==> flow/design.v <==
module fifo #(parameter WIDTH = 592, DEPTH = 4) (
    input  logic                 clk,
    input  logic                 rst_n,
    input  logic                 pop,
    input  logic                 push,
    input  logic [WIDTH-1:0]     write_data,
    output logic [WIDTH-1:0]     read_data,
    output logic                 fifo_full,
    output logic                 fifo_empty
);
    logic [WIDTH-1:0] buffer [0:DEPTH-1];
    logic [$clog2(DEPTH)-1:0] read_pointer, write_pointer;
    logic [$clog2(DEPTH):0]   count;
    assign fifo_empty = (count == 0);
    assign fifo_full  = (count == DEPTH);
    assign read_data = buffer[read_pointer];
    always_ff @(posedge clk or negedge rst_n) begin
        if (!rst_n)
            count <= 0;
        else if (push && !fifo_full && !(pop && !fifo_empty))
            count <= count + 1;
        else if (pop && !fifo_empty && !(push && !fifo_full))
            count <= count - 1;
    end
    always_ff @(posedge clk or negedge rst_n) begin
        if (!rst_n) begin
            write_pointer <= 0;
            for (int k = 0; k < DEPTH; k++)
                buffer[k] <= 0;
        end 
        else if (push && !fifo_full) begin
            buffer[write_pointer] <= write_data;
            if (write_pointer == DEPTH-1)
                write_pointer <= 0;          
            else
                write_pointer <= write_pointer + 1;
        end
    end
    always_ff @(posedge clk or negedge rst_n) begin
        if (!rst_n) begin
            read_pointer <= 0;
        end
        else if (pop && !fifo_empty) begin
            if (read_pointer == DEPTH-1)
                read_pointer <= 0;           
            else
                read_pointer <= read_pointer + 1;
        end
    end
endmodule
module header_parser (
	input  logic         clk,
	input  logic         rst_n,
	input  logic         beat_valid,    
	input  logic [7:0]   beat_data,
	input  logic         beat_last,     
	output logic         meta_valid,    
	output logic [367:0] metadata
	);
localparam HDR_BYTES = 48;
logic [7:0]  hdr [0:HDR_BYTES-1];
logic [15:0] byte_cnt;                      
always_ff @(posedge clk or negedge rst_n) begin
	if (!rst_n) begin
		byte_cnt <= 0;
		for (int k = 0; k < HDR_BYTES; k++)
			hdr[k] <= 0;
	end
	else if (beat_valid) begin
		if (beat_last) begin
			byte_cnt <= 0;
			for (int k = 0; k < HDR_BYTES; k++)
				hdr[k] <= 0;
		end
		else begin
			for (int k = 0; k < HDR_BYTES; k++)
				if (byte_cnt == k)
					hdr[k] <= beat_data;
			if (byte_cnt != 16'hFFFF)
				byte_cnt <= byte_cnt + 1;
		end
	end
end
logic [7:0] h [0:HDR_BYTES-1];
genvar i;
generate
	for (i = 0; i < HDR_BYTES; i++) begin : BYPASS
		assign h[i] = (beat_valid && byte_cnt == i) ? beat_data : hdr[i];
	end
endgenerate
logic [47:0]  dest_mac, src_mac;
logic [15:0]  eth_type, total_length;
logic [3:0]   version, ihl;
logic [7:0]   protocol;
logic [31:0]  src_ip, dest_ip;
logic [111:0] payload;
logic [15:0]  pkt_bytes;
logic [15:0]  csum;
logic [15:0]  flags;
assign dest_mac     = {h[0], h[1], h[2], h[3], h[4], h[5]};
assign src_mac      = {h[6], h[7], h[8], h[9], h[10], h[11]};
assign eth_type     = {h[12], h[13]};
assign version      = h[14][7:4];
assign ihl          = h[14][3:0];
assign total_length = {h[16], h[17]};
assign protocol     = h[23];
assign src_ip       = {h[26], h[27], h[28], h[29]};
assign dest_ip      = {h[30], h[31], h[32], h[33]};
generate
	for (i = 0; i < 14; i++) begin : PAY
		assign payload[8*i +: 8] = h[34+i];
	end
endgenerate
assign pkt_bytes = (byte_cnt == 16'hFFFF) ? 16'hFFFF : byte_cnt + 16'd1;
logic [19:0] word_sum;
logic [16:0] fold1;
always_comb begin
	word_sum = 0;
	for (int w = 0; w < 10; w++)
		word_sum = word_sum + {4'b0, h[14+2*w], h[15+2*w]};
end
assign fold1 = {1'b0, word_sum[15:0]} + {13'b0, word_sum[19:16]};
assign csum  = fold1[15:0] + {15'b0, fold1[16]};
logic is_ipv4, is_ipv6, is_short, csum_ok, len_ok;
assign is_ipv4  = (eth_type == 16'h0800);
assign is_ipv6  = (eth_type == 16'h86DD);
assign is_short = (pkt_bytes < HDR_BYTES);
assign csum_ok  = is_ipv4 && (version == 4'd4) && (ihl == 4'd5) && (csum == 16'hFFFF);
assign len_ok   = is_ipv4 && ({1'b0, total_length} + 17'd14 == {1'b0, pkt_bytes});
assign flags    = {11'b0, len_ok, csum_ok, is_short, is_ipv6, is_ipv4};
assign meta_valid = beat_valid && beat_last;
assign metadata   = {flags, csum, pkt_bytes, payload, dest_ip, src_ip,
                     protocol, total_length, version, ihl, eth_type,
                     src_mac, dest_mac};
endmodule
module packet_parser (
	input  logic         clk,
	input  logic         rst_n,       
	input  logic         s_tvalid,
	input  logic [7:0]   s_tdata,
	input  logic         s_tlast,
	output logic         s_tready,
	output logic         m_tvalid,
	input  logic         m_tready,
	output logic [367:0] m_tdata
	);
localparam METADATA_WIDTH = 368;
logic                      fifo_full, fifo_empty;
logic                      push;
logic [METADATA_WIDTH-1:0] write_data;
assign s_tready = !fifo_full;
header_parser parser (
	.clk        (clk),
	.rst_n      (rst_n),
	.beat_valid (s_tvalid && s_tready),
	.beat_data  (s_tdata),
	.beat_last  (s_tlast),
	.meta_valid (push),
	.metadata   (write_data)
);
fifo #(.WIDTH(METADATA_WIDTH), .DEPTH(4)) meta_fifo (
	.clk        (clk),
	.rst_n      (rst_n),
	.pop        (m_tready),
	.push       (push),
	.write_data (write_data),
	.read_data  (m_tdata),
	.fifo_full  (fifo_full),
	.fifo_empty (fifo_empty)
);
assign m_tvalid = !fifo_empty;
endmodule
Lab notebook: packet_parser

**From RTL to reports: packet_parser**

Module packet_parser before and after one edit of its RTL, step after step.
Lines under "original" count in the file above, lines under "edited" in the edited file.
"change": "edited" minus "original" as printed here. "relative change": 100 x difference / "original".
Library cell names are shortened.
The mark n/a stands for no value.

- Top module: packet_parser
- Clock port: clk
- Standard-cell library: sky130hd
- Corner: tt_025C_1v80

**Diff**

Unified diff, file above to edited file.
The edited RTL no longer does the same as the RTL above: the edit was made by script, with no optimisation intended.

```diff
@@ -159,5 +159,5 @@
 	.metadata   (write_data)
 );
-fifo #(.WIDTH(METADATA_WIDTH), .DEPTH(4)) meta_fifo (
+fifo #(.WIDTH(METADATA_WIDTH), .DEPTH(8)) meta_fifo (
 	.clk        (clk),
 	.rst_n      (rst_n),
```

**Word-level counts**

Yosys after proc, flatten, opt, wreduce and memory -nomap, before mapping. Print and check cells are not counted.

Word-level totals:

| what | original | edited | change | relative change (%) |
|---|---|---|---|---|
| input bits | 13 | 13 | 0 | 0.00 |
| output and inout bits | 370 | 370 | 0 | 0.00 |
| flip-flop bits (word level) | 1835 | 3266 | +1431 | +77.98 |

Operators by class:

| what | original | edited | change | relative change (%) |
|---|---|---|---|---|
| muxes and demuxes | 152 | 152 | 0 | 0.00 |
| reductions and logical operators | 169 | 173 | +4 | +2.37 |
| add/subtract/negate cells | 18 | 18 | 0 | 0.00 |
| equality and inequality tests | 62 | 70 | +8 | +12.90 |
| $lt $le $gt $ge | 1 | 1 | 0 | 0.00 |

Operator list:

| operator | original | edited | change | relative change (%) |
|---|---|---|---|---|
| 3-bit == test (second input constant) | 1 | 8 | +7 | +700.00 |
| 2-bit AND reduction | 53 | 57 | +4 | +7.55 |
| 2-bit == test (second input constant) | 4 | 0 | -4 | -100.00 |
| 3-bit by 2-bit == test with 1-bit output (second input constant) | 0 | 4 | +4 | n/a |
| 2-bit by 1-bit adder with 2-bit output (second input constant) | 2 | 0 | -2 | -100.00 |
| 2-bit by 1-bit == test with 1-bit output (second input constant) | 2 | 0 | -2 | -100.00 |
| 2-bit logical NOT | 2 | 0 | -2 | -100.00 |
| 2-bit 2-to-1 mux | 2 | 0 | -2 | -100.00 |
| 3-bit by 1-bit == test with 1-bit output (second input constant) | 0 | 2 | +2 | n/a |
| 4-bit 2-to-1 mux | 0 | 2 | +2 | n/a |
| 3-bit by 1-bit adder with 3-bit output (second input constant) | 1 | 2 | +1 | +100.00 |
| 3-bit logical NOT | 1 | 2 | +1 | +100.00 |
| 368-bit parallel mux with 4-bit select | 1 | 0 | -1 | -100.00 |
| 3-bit by 1-bit subtractor with 3-bit output (second input constant) | 1 | 0 | -1 | -100.00 |
| 4-bit by 1-bit adder with 4-bit output (second input constant) | 0 | 1 | +1 | n/a |
| 4-bit == test (second input constant) | 0 | 1 | +1 | n/a |
| 4-bit logical NOT | 0 | 1 | +1 | n/a |
| 368-bit parallel mux with 8-bit select | 0 | 1 | +1 | n/a |
| 4-bit by 1-bit subtractor with 4-bit output (second input constant) | 0 | 1 | +1 | n/a |
| 8-bit 2-to-1 mux | 144 | 144 | 0 | 0.00 |
| 1-bit logical AND | 58 | 58 | 0 | 0.00 |
| 2-bit nonzero test | 50 | 50 | 0 | 0.00 |
| 16-bit by 5-bit == test with 1-bit output (second input constant) | 16 | 16 | 0 | 0.00 |
| 16-bit by 6-bit == test with 1-bit output (second input constant) | 16 | 16 | 0 | 0.00 |
| 20-bit by 16-bit adder with 20-bit output | 8 | 8 | 0 | 0.00 |
| 16-bit by 4-bit == test with 1-bit output (second input constant) | 8 | 8 | 0 | 0.00 |
| 16-bit by 3-bit == test with 1-bit output (second input constant) | 4 | 4 | 0 | 0.00 |
| 1-bit logical NOT | 4 | 4 | 0 | 0.00 |

Not every row of either side is listed.

**Logic depth**

Depth = most cells in a row (Yosys ltp): at word level without a register or memory, in the mapped netlist without a sequential cell, where the memories' decode and read muxes count.

Depth:

| what | original | edited | change | relative change (%) |
|---|---|---|---|---|
| word-level depth | 18 | 18 | 0 | 0.00 |
| ABC_AREA | 0 | 0 | n/a | n/a |
| gate-level depth with buffers | 54 | 55 | +1 | +1.85 |

**Synthesis result**

The flow's flattened synthesis, as Yosys stat reports it; memories are mapped. The netlist is that of the ABC_AREA named above (0 if unset); the other value can give another one.

Synthesis totals:

| what | original | edited | change | relative change (%) |
|---|---|---|---|---|
| synthesis area (um2) | 84682.5 | 144090.7 | +59408.2 | +70.15 |
| flip-flop cells | 1835 | 3266 | +1431 | +77.98 |
| mapped cells | 8375 | 14282 | +5907 | +70.53 |
| sequential area (um2) | 45919.0 | 81728.4 | +35809.4 | +77.98 |

Cell types:

| cell | original | edited | change | relative change (%) |
|---|---|---|---|---|
| nand2_1 | 1497 | 3347 | +1850 | +123.58 |
| dfrtp_1 | 1835 | 3266 | +1431 | +77.98 |
| o21ai_0 | 1428 | 2785 | +1357 | +95.03 |
| clkbuf_1 | 596 | 1106 | +510 | +85.57 |
| mux2_2 | 49 | 554 | +505 | +1030.61 |
| mux2i_1 | 736 | 371 | -365 | -49.59 |
| inv_1 | 519 | 174 | -345 | -66.47 |
| a41oi_1 | 2 | 254 | +252 | +12600.00 |
| nor2_1 | 297 | 537 | +240 | +80.81 |
| o22a_1 | 220 | 360 | +140 | +63.64 |
| a21oi_1 | 190 | 59 | -131 | -68.95 |
| a31oi_1 | 7 | 114 | +107 | +1528.57 |
| a221oi_1 | 0 | 106 | +106 | n/a |
| a22o_1 | 4 | 107 | +103 | +2575.00 |
| a22oi_1 | 5 | 36 | +31 | +620.00 |
| buf_1 | 37 | 56 | +19 | +51.35 |
| xnor2_1 | 64 | 46 | -18 | -28.12 |
| nand2b_1 | 1 | 15 | +14 | +1400.00 |

Not every row of either side is listed.
By module: a second synthesis without flattening, with its own total; a netlist apart from the flattened one above.

Unflattened totals:

| what | original | edited | change | relative change (%) |
|---|---|---|---|---|
| cells (unflattened synthesis) | 7483 | 11409 | +3926 | +52.47 |
| area (unflattened synthesis) (um2) | 90319.1 | 157487.3 | +67168.2 | +74.37 |

Each row is one instance without its submodules.

Modules, original:

| module | cells | times used | area (um2) |
|---|---|---|---|
| fifo | 4868 | 1 | 64607.0 |
| header_parser | 2612 | 1 | 25698.4 |
| packet_parser | 3 | 1 | 13.8 |

Modules, edited:

| module | cells | times used | area (um2) |
|---|---|---|---|
| fifo | 8855 | 1 | 131767.6 |
| header_parser | 2551 | 1 | 25705.9 |
| packet_parser | 3 | 1 | 13.8 |

**Timing after synthesis**

Source: OpenSTA report_checks on the synthesized netlist (no wires, ideal clock, input and output delay 20% of the period each), path of least setup slack; recovery checks are left aside. Register names are those of the netlist, which keeps one name where synthesis merged equal registers.

Timing post-synthesis:

| what | original | edited | change | relative change (%) |
|---|---|---|---|---|
| path type | input to register | input to register | n/a | n/a |
| start | input s_tvalid | input s_tvalid | n/a | n/a |
| end | register meta_fifo.buffer[1][355] | register meta_fifo.buffer[6][355] | n/a | n/a |
| path buffers | 2 | 4 | +2 | +100.00 |
| path delay (ns) | 11.318 | 11.553 | +0.235 | +2.08 |
| external input delay (ns) | 2.700 | 2.700 | 0.000 | 0.00 |
| required time (ns) | 13.423 | 13.416 | -0.007 | -0.05 |
| library setup time (ns) | 0.077 | 0.084 | +0.007 | n/a |
| slack (ns) | -0.518 | -0.753 | -0.235 | n/a |
| arrival time (ns) | 13.941 | 14.169 | +0.228 | +1.64 |
| period (ns) | 13.5 | 13.5 | 0.0 | 0.00 |
| launch time at the first pin (ns) | 2.700 | 2.700 | 0.000 | 0.00 |
| driving pins on the path | 48 | 50 | +2 | +4.17 |
| synthesis period reached (ns) | 14.018 | 14.253 | +0.235 | +1.68 |

"path delay" is the arrival time less input delay plus setup time.
"driving pins on the path": output pins that drive a net of the path, with the launching flip-flop's if there is one; two outputs of one cell count as two.
"synthesis period reached" is the clock period less the worst setup slack; recovery checks do not enter. This is arithmetic on one report: input and output delays are still those of the set period (20% each).
Between the ends stands the longest chain of elaborated cells between them, by number of cells; it is not shown to be the way that was timed. Of several equally long chains one is given.
Each line given opens the expression or statement behind the cell; cells for indexed reads and writes are added by Yosys, which also makes memories of some case tables.

On the way, post-synthesis, original:
- Path through: nand4_1 > nor3_1 > clkbuf_1 > mux2i_1 > fa_1 > inv_1 > a21o_1 > maj3_1 > o22ai_1 > o31ai_1 > a21oi_1 > o21bai_1 > a21o_1 > a21oi_1 > xor2_1 > fa_1 > fa_1 > fa_1 > [12 not listed] > nor2_1 > ha_1 > a21oi_1 > a21o_1 > or4_1 > clkbuf_1 > nor4_1 > ha_1 > ha_1 > o211ai_1 > nor2_1 > xnor2_1 > or4_1 > or4b_1 > nor4b_1 > and4_1 > nand4b_2 > o21ai_1
- Length of the longest elaborated chain: 16
- Elaborated cells on any way between the ends: 66

Ends and longest elaborated chain, post-synthesis, original:

| what | RTL line | source |
|---|---|---|
| from (decl) | 139 | `input logic s_tvalid,` |
| 1-bit logical AND | 155 | `.beat_valid (s_tvalid && s_tready),` |
| 1-bit logical AND | 88 | `assign h[i] = (beat_valid && byte_cnt == i) ? beat_data : hdr[i];` |
| 8-bit 2-to-1 mux | 88 |  |
| 16-bit by 16-bit adder with 17-bit output | 120 | `word_sum = word_sum + {4'b0, h[14+2*w], h[15+2*w]};` |
| 20-bit by 16-bit adder with 20-bit output (8 in a row) | 120 |  |
| 16-bit by 4-bit adder with 17-bit output | 122 | `assign fold1 = {1'b0, word_sum[15:0]} + {13'b0, word_sum[19:16]};` |
| 16-bit by 1-bit adder with 16-bit output | 123 | `assign csum  = fold1[15:0] + {15'b0, fold1[16]};` |
| 16-bit == test | 128 | `assign csum_ok  = is_ipv4 && (version == 4'd4) && (ihl == 4'd5) && (csum == 16'hFFFF);` |
| 1-bit logical AND | 128 |  |
| to (assign) | 29 | `buffer[k] <= 0;` |
| to (assign) | 32 | `buffer[write_pointer] <= write_data;` |
| to (decl) | 11 | `logic [WIDTH-1:0] buffer [0:DEPTH-1];` |

On the way, post-synthesis, edited:
- Path through: nand4_1 > buf_2 > nor3_1 > clkbuf_1 > clkbuf_1 > mux2i_1 > inv_1 > ha_1 > a21oi_1 > nor2_1 > a2bb2oi_1 > o22a_1 > a31oi_1 > o21bai_1 > a21oi_1 > xor2_1 > fa_1 > fa_1 > [14 not listed] > ha_1 > a21o_1 > a21oi_1 > or2_2 > nor4_1 > nand3_1 > nor4_1 > ha_1 > ha_1 > nand2_1 > nor3_1 > nor2b_1 > o211ai_1 > o311a_1 > or4bb_1 > nor4_1 > nand4_1 > o21ai_1
- Length of the longest elaborated chain: 16
- Elaborated cells on any way between the ends: 66

Ends and longest elaborated chain, post-synthesis, edited:

| what | RTL line | source |
|---|---|---|
| from (decl) | 139 | `input logic s_tvalid,` |
| 1-bit logical AND | 155 | `.beat_valid (s_tvalid && s_tready),` |
| 1-bit logical AND | 88 | `assign h[i] = (beat_valid && byte_cnt == i) ? beat_data : hdr[i];` |
| 8-bit 2-to-1 mux | 88 |  |
| 16-bit by 16-bit adder with 17-bit output | 120 | `word_sum = word_sum + {4'b0, h[14+2*w], h[15+2*w]};` |
| 20-bit by 16-bit adder with 20-bit output (8 in a row) | 120 |  |
| 16-bit by 4-bit adder with 17-bit output | 122 | `assign fold1 = {1'b0, word_sum[15:0]} + {13'b0, word_sum[19:16]};` |
| 16-bit by 1-bit adder with 16-bit output | 123 | `assign csum  = fold1[15:0] + {15'b0, fold1[16]};` |
| 16-bit == test | 128 | `assign csum_ok  = is_ipv4 && (version == 4'd4) && (ihl == 4'd5) && (csum == 16'hFFFF);` |
| 1-bit logical AND | 128 |  |
| to (assign) | 29 | `buffer[k] <= 0;` |
| to (assign) | 32 | `buffer[write_pointer] <= write_data;` |
| to (decl) | 11 | `logic [WIDTH-1:0] buffer [0:DEPTH-1];` |

**Timing after layout**

Path of least setup slack in the final report of the runs of set A (OpenROAD, finished layout, wires in). Where an end is a register, its clock arrival counts in the times.

Timing after layout:

| what | original | edited | change | relative change (%) |
|---|---|---|---|---|
| path type | input to register | input to register | n/a | n/a |
| start | input s_tvalid | input s_tvalid | n/a | n/a |
| end | register meta_fifo.buffer[0][355] | register meta_fifo.buffer[3][350] | n/a | n/a |
| library setup time (ns) | 0.08 | 0.11 | +0.03 | n/a |
| driving pins on the path | 48 | 52 | +4 | +8.33 |
| slack (ns) | 0.38 | 0.59 | +0.21 | n/a |
| path buffers | 3 | 8 | +5 | +166.67 |
| external input delay (ns) | 2.70 | 2.70 | 0.00 | 0.00 |
| launch time at the first pin (ns) | 2.70 | 2.70 | 0.00 | 0.00 |
| arrival time (ns) | 13.88 | 13.74 | -0.14 | -1.01 |
| required time (ns) | 14.26 | 14.33 | +0.07 | +0.49 |
| period (ns) | 13.5 | 13.5 | 0.0 | 0.00 |

Between the ends stands the longest chain of elaborated cells between them, by number of cells; it is not shown to be the way that was timed. Of several equally long chains one is given.

On the way, after layout, original:
- Path through: clkdlybuf4s50_1 > nand4_1 > nor3_4 > buf_4 > mux2i_4 > inv_1 > ha_1 > a21o_1 > a21o_1 > maj3_1 > a22oi_2 > o2111ai_2 > a41oi_2 > buf_4 > xnor2_1 > fa_1 > fa_1 > fa_1 > [12 not listed] > a21oi_1 > nor2_1 > ha_1 > a21oi_1 > a21o_1 > or4_4 > nor4_4 > ha_2 > ha_2 > o211ai_1 > nor2_2 > xnor2_2 > or4_1 > or4b_4 > nor4b_4 > and4_4 > nand4b_4 > o21ai_1
- Length of the longest elaborated chain: 16
- Elaborated cells on any way between the ends: 66

Ends and longest elaborated chain, after layout, original:

| what | RTL line | source |
|---|---|---|
| from (decl) | 139 | `input logic s_tvalid,` |
| 1-bit logical AND | 155 | `.beat_valid (s_tvalid && s_tready),` |
| 1-bit logical AND | 88 | `assign h[i] = (beat_valid && byte_cnt == i) ? beat_data : hdr[i];` |
| 8-bit 2-to-1 mux | 88 |  |
| 16-bit by 16-bit adder with 17-bit output | 120 | `word_sum = word_sum + {4'b0, h[14+2*w], h[15+2*w]};` |
| 20-bit by 16-bit adder with 20-bit output (8 in a row) | 120 |  |
| 16-bit by 4-bit adder with 17-bit output | 122 | `assign fold1 = {1'b0, word_sum[15:0]} + {13'b0, word_sum[19:16]};` |
| 16-bit by 1-bit adder with 16-bit output | 123 | `assign csum  = fold1[15:0] + {15'b0, fold1[16]};` |
| 16-bit == test | 128 | `assign csum_ok  = is_ipv4 && (version == 4'd4) && (ihl == 4'd5) && (csum == 16'hFFFF);` |
| 1-bit logical AND | 128 |  |
| to (assign) | 29 | `buffer[k] <= 0;` |
| to (assign) | 32 | `buffer[write_pointer] <= write_data;` |
| to (decl) | 11 | `logic [WIDTH-1:0] buffer [0:DEPTH-1];` |

On the way, after layout, edited:
- Path through: dlymetal6s2s_1 > nand4_1 > buf_4 > nor3_2 > buf_4 > buf_4 > mux2i_1 > buf_4 > fa_2 > inv_2 > a21oi_4 > nor4_2 > a31oi_1 > o211ai_1 > a211oi_2 > or3_4 > o21bai_4 > a21oi_2 > [16 not listed] > a21oi_2 > or2_4 > nor4_4 > nand3_2 > nor4_2 > buf_4 > ha_4 > ha_4 > nand2_1 > nor3_2 > nor2b_4 > buf_4 > o21ai_0 > and3b_2 > a211oi_1 > a2111o_1 > buf_4 > mux2_2
- Length of the longest elaborated chain: 14
- Elaborated cells on any way between the ends: 55

Ends and longest elaborated chain, after layout, edited:

| what | RTL line | source |
|---|---|---|
| from (decl) | 139 | `input logic s_tvalid,` |
| 1-bit logical AND | 155 | `.beat_valid (s_tvalid && s_tready),` |
| 1-bit logical AND | 88 | `assign h[i] = (beat_valid && byte_cnt == i) ? beat_data : hdr[i];` |
| 8-bit 2-to-1 mux | 88 |  |
| 16-bit by 16-bit adder with 17-bit output | 120 | `word_sum = word_sum + {4'b0, h[14+2*w], h[15+2*w]};` |
| 20-bit by 16-bit adder with 20-bit output (8 in a row) | 120 |  |
| 16-bit by 4-bit adder with 17-bit output | 122 | `assign fold1 = {1'b0, word_sum[15:0]} + {13'b0, word_sum[19:16]};` |
| 16-bit by 1-bit adder with 16-bit output | 123 | `assign csum  = fold1[15:0] + {15'b0, fold1[16]};` |
| to (assign) | 29 | `buffer[k] <= 0;` |
| to (assign) | 32 | `buffer[write_pointer] <= write_data;` |
| to (decl) | 11 | `logic [WIDTH-1:0] buffer [0:DEPTH-1];` |

**Measured runs**

Both versions went through the flow (Yosys, OpenROAD) with the same settings in each pair. Constraints: input delay and output delay 20% of the set period each, output load 0.01 pF.

Flow settings, set A:
- CORE_UTILIZATION: 40
- PLACE_DENSITY: 0.6
- period_ns: 13.5
- CAP_MARGIN: 20
- CORE_MARGIN: 2
- SLEW_MARGIN: 20

Measured results, set A:

| what | original | edited | change | relative change (%) |
|---|---|---|---|---|
| period reached (ns) | 13.115 | 12.908 | -0.207 | -1.58 |
| setup slack of the critical path (ns) | 0.385 | 0.592 | +0.207 | n/a |
| area inside the die boundary (um2) | 215403.0 | 365046.0 | +149643.0 | +69.47 |
| final design utilization | 0.474 | 0.463 | -0.011 | n/a |
| post-route setup TNS (ns) | 0.000 | 0.000 | 0.000 | n/a |
| worst hold slack in the final report (ns) | 0.475 | 0.471 | -0.004 | n/a |
| standard-cell area after layout (um2) | 99521.7 | 166164.0 | +66642.3 | +66.96 |
| area of the synthesized netlist (um2) | 84682.5 | 144090.7 | +59408.2 | +70.15 |
| total power of the final layout (W) | 0.014678 | 0.030528 | +0.015850 | +107.98 |

Flow settings, set B:
- CAP_MARGIN: 40
- CELL_PAD_IN_SITES_GLOBAL_PLACEMENT: 0
- CORE_ASPECT_RATIO: 1.37
- CORE_UTILIZATION: 61
- CTS_CLUSTER_SIZE: 55
- GPL_ROUTABILITY_DRIVEN: 0
- SETUP_SLACK_MARGIN: 1.71
- period_ns: 19.4
- CORE_MARGIN: 2
- SLEW_MARGIN: 20

Measured results, set B:

| what | original | edited | change | relative change (%) |
|---|---|---|---|---|
| period reached (ns) | 16.426 | 16.908 | +0.482 | +2.93 |
| setup slack of the critical path (ns) | 2.974 | 2.492 | -0.482 | n/a |
| area inside the die boundary (um2) | 141857.0 | 240167.0 | +98310.0 | +69.30 |
| final design utilization | 0.699 | 0.694 | -0.005 | n/a |
| post-route setup TNS (ns) | 0.000 | 0.000 | 0.000 | n/a |
| worst hold slack in the final report (ns) | 0.476 | 0.472 | -0.004 | n/a |
| standard-cell area after layout (um2) | 96741.5 | 162944.0 | +66202.5 | +68.43 |
| area of the synthesized netlist (um2) | 84682.5 | 144090.7 | +59408.2 | +70.15 |
| total power of the final layout (W) | 0.009883 | 0.020515 | +0.010632 | +107.58 |

"period reached": clock period set for the run, less the worst setup slack. It is reckoned from that one timing run; input and output delays stay at 20% of the period that was set.
"total power of the final layout" is the tool's figure for a default switching activity; nothing was simulated.
